==> flow/design.v <==
module seq_mult(d, done, clk, a, b, go, reset);
  parameter n=32, log2n=5;
  output [2*n-1:0] d;
  output reg done;
	input clk;
	input [n-1:0] a, b;
	input go, reset;
	reg c;
	reg [n-1:0] p, q, m;
	reg [log2n:0]count;
	reg [n:0] sum;
	reg [log2n:0] count_n;
	always @(posedge clk, posedge reset)
		if(reset == 1) begin
			done <= 0;
		end
    else if(reset == 0) begin
			if(go) begin
				c <= 0;
        p <= 0;
				q <= a;
				m <= b;
				done <= 0;
				count <= n;
      end
			else if (!done) begin
				if (q[0] == 0) begin
					sum = 0 + p; 
				end
				else begin
					sum = m + p; 
				end
				{c,p,q} <= {sum,q} >> 1;
				count_n = count - 1;
				count <= count_n;
				if (count_n == 0) begin
					done <= 1;
				end
			end
		end
	assign d = {p,q};
endmodule
## Tool chain data of seq_mult

What the tools print for seq_mult, step after step.
Line numbers count from 1 in the design file above.
Operators carry their Yosys type and port widths (W data, S select, Z words).
Cell names lack the library's common part.
Not given: n/a

| design | value |
|---|---|
| top | seq_mult |
| clock input | clk |
| cell library | sky130hd |
| library corner | tt_025C_1v80 |

## Elaborated design

Source: Yosys, flattened and elaborated, memories not mapped. Widths are those after wreduce. Registers that Yosys merges into a memory's read port (data or address) are not register bits. Print and check cells do not count. Equal cells are merged and count once.

| storage and ports | value |
|---|---|
| input port bits | 67 |
| latch bits | 0 |
| memories | 0 |
| word width x clocked read ports | 0 |
| output and inout bits | 65 |
| word-level cells | 20 |
| ROM bits | 0 |
| register bits | 103 |
| bits in writable memories | 0 |

| cells by class | value |
|---|---|
| bitwise gates (word level) | 1 |
| $lt $le $gt $ge | 0 |
| equality and inequality tests | 1 |
| add/sub/neg operators | 2 |
| mux-type cells | 8 |
| multiply operators | 0 |
| shift-type cells | 0 |
| reductions and logical operators | 3 |
| divide/modulo/power cells | 0 |

Operators by type and width:

| cell | number |
|---|---|
| $mux W32 | 3 |
| $add A32 B32 Y33 | 1 |
| $mux W33 | 1 |
| $sub A6 B1 Y6 const B | 1 |
| $logic_not A6 Y1 | 1 |
| $mux W6 | 1 |
| $reduce_and A2 Y1 | 2 |
| $mux W1 | 3 |
| $ne A2 B1 Y1 const B | 1 |
| $not A1 Y1 | 1 |

## Logic depth

Yosys ltp: most cells in a row. Word level: on the elaborated netlist, between registers, memories and ports. Mapped: between sequential cells and ports; inverters and the memories' decode and read muxes count.

| logic depth | value |
|---|---|
| depth after elaboration | 5 |
| ABC_AREA | 1 |
| mapped depth | 13 |
| gate-level depth less buffers | 13 |

## Netlist

Source: synth_stat.txt of the flow (Yosys; design flattened, memories mapped). It holds for the ABC_AREA given above (unset counts as 0); a run with the other value may have another netlist.
Totals and module areas in this step are rounded.

| mapped netlist | value |
|---|---|
| cell area after synthesis | 0.00655 mm^2 |
| buffer cells | 17 |
| mapped flip-flops | 103 |
| sequential part of the area | 0.00309 mm^2 |
| mapped cells | 866 |

Cells by type:

| cell type | number | total area (um^2) |
|---|---|---|
| edfxtp_1 | 102 | 3.06E+03 |
| nand2_1 | 329 | 1.23E+03 |
| inv_1 | 149 | 559.286 |
| ha_1 | 34 | 425.408 |
| nor2_1 | 98 | 367.853 |
| nand3_1 | 41 | 205.197 |
| a21oi_1 | 26 | 130.125 |
| xor2_1 | 10 | 87.584 |
| o21ai_0 | 17 | 85.082 |
| xnor2_1 | 9 | 78.826 |
| clkbuf_1 | 13 | 48.797 |
| nand2_2 | 7 | 43.792 |
| nor2_2 | 5 | 31.28 |
| dfrtp_1 | 1 | 25.024 |
| fa_1 | 1 | 20.019 |
| nor3_1 | 4 | 20.019 |
| and3_1 | 3 | 18.768 |
| nand4_1 | 3 | 18.768 |

Not listed: further types 10, cells in them 14.

## Timing after synthesis

Source: OpenSTA report_checks on the synthesized netlist (no wires, ideal clock, input and output delay 20% of the period each), path of least setup slack; recovery checks are left aside. Register names are those of the netlist, which keeps one name where synthesis merged equal registers.

| timing path after synthesis | value |
|---|---|
| path kind | input port to flip-flop |
| from | input go |
| to | register count[0] |
| external input delay | 0.660 ns |
| launch time at the first pin | 0.660 ns |
| setup time | 0.522 ns |
| required time | 2.778 ns |
| stages on the path | 4 |
| buffers on the path | 2 |
| path slack | -1.787 ns |
| clock period | 3.3 ns |
| arrival | 4.566 ns |
| path delay | 4.428 ns |
| synthesis period reached | 5.087 ns |

"path delay" = arrival - input delay + setup time.
"stages on the path" counts driving pins, that of a launching flip-flop among them; a cell with two outputs on the path counts twice.
"synthesis period reached" = period - worst setup slack (recovery checks aside). The figure is calculated, with input and output delays left at 20% of the set period.

| on the way, after synthesis | value |
|---|---|
| cells stage by stage | clkbuf_1 -> inv_1 -> clkbuf_1 -> a21oi_1 |
| cells in the longest elaborated chain | 0 |
| elaborated cells between the ends (all ways) | 0 |
| source lines of those cells | 0 |

Ends and longest elaborated chain, after synthesis:

| what | line | RTL |
|---|---|---|
| start, declared | 7 | `input go, reset;` |
| end, assigned | 24 | `count <= n;` |
| end, assigned | 35 | `count <= count_n;` |
| end, declared | 10 | `reg [log2n:0]count;` |

## Timing after layout

Path of least setup slack in the final report of run 2 (OpenROAD, finished layout, wires in). Where an end is a register, its clock arrival counts in the times.

| timing path post-layout | value |
|---|---|
| path kind | flip-flop to flip-flop |
| from | register p[0] |
| to | register p[19] |
| clock period | 3.3 ns |
| path slack | 0.95 ns |
| arrival | 2.47 ns |
| setup time | 0.23 ns |
| required time | 3.42 ns |
| stages on the path | 13 |
| launch time at the first pin | 0.36 ns |
| buffers on the path | 0 |

The rows between start and end are the longest chain of elaborated cells between them; the timing report does not say that the signal goes this way. Where chains are equally long, one stands for them.
Each line given opens the expression or statement behind the cell; cells for indexed reads and writes are added by Yosys, which also makes memories of some case tables.

| on the way, post-layout | value |
|---|---|
| cells stage by stage | edfxtp_1 -> ha_1 -> fa_1 -> nand3_1 -> nand3_1 -> nand3_1 -> nand3_1 -> nand3_1 -> nand2_1 -> nand2_1 -> nand3_1 -> nand2_1 -> inv_1 |
| cells in the longest elaborated chain | 3 |
| elaborated cells between the ends (all ways) | 3 |
| source lines of those cells | 3 |
| classes of those cells | 1 x add/sub; 2 x mux |

Ends and longest elaborated chain, post-layout:

| what | line | RTL |
|---|---|---|
| start, declared | 9 | `reg [n-1:0] p, q, m;` |
| start, assigned | 20 | `p <= 0;` |
| $add A32 B32 Y33 | 31 | `sum = m + p;` |
| $mux W33 | 27 | `if (q[0] == 0) begin` |
| $mux W32 | 26 | `else if (!done) begin` |
| end, assigned | 20 |  |
| end, declared | 9 |  |

Settings and measured results of 2 stored flow runs for module seq_mult (sky130hd), not sorted in any way. The constraints put input and output delay at 20% of the set period each and load the outputs with 0.01 pF.
"reached clock period": clock period set for the run, less the worst setup slack. It is reckoned from that one timing run; input and output delays stay at 20% of the period that was set.
"worst path time" means the part of the period allowed to the worst setup path (the constraints hold back 20% at inputs and 20% at outputs) less its slack; where the path has registers, the arrival times of their clocks count too.
"power consumption": no workload was simulated; the value follows from the tool's default switching activity.
Measured values are rounded.
Among the settings, . means not set for that run.
Results: . = not shown.

| stored run | ABC_AREA | CELL_PAD_IN_SITES_GLOBAL_PLACEMENT | CORE_UTILIZATION | CTS_CLUSTER_DIAMETER | CTS_CLUSTER_SIZE | GPL_ROUTABILITY_DRIVEN | GPL_TIMING_DRIVEN | MIN_ROUTING_LAYER | PLACE_DENSITY_LB_ADDON | TNS_END_PERCENT | period_ns | CAP_MARGIN | CORE_MARGIN | SLEW_MARGIN | worst path time (ns) | critical path kind | standard-cell area after routing (mm^2) | utilization after routing (%) | synthesis area (mm^2) | reached clock period (ns) | total negative setup slack (ns) | power consumption (µW) | die size (mm^2) | worst setup slack after layout (ns) | lowest hold slack (ns) |
|---|---|---|---|---|---|---|---|---|---|---|---|---|---|---|---|---|---|---|---|---|---|---|---|---|---|
| run 1 | 1 | 3 | 68 | 262 | 89 | 0 | 0 | met2 | 0.22 | 20 | 2.52 | 20 | 2 | 20 | . | . | . | . | . | . | . | . | . | . | . |
| run 2 | 1 | . | 40 | . | . | . | . | . | 0.15 | . | 3.3 | 20 | 2 | 20 | 2.35 | flip-flop to flip-flop | 0.00841 | 52.8 | 0.00655 | 2.351 | 0.000 | 3830 | 0.0174 | 0.949 | 0.553 |

Run 1: unfinished; error FLW-0024 in placement
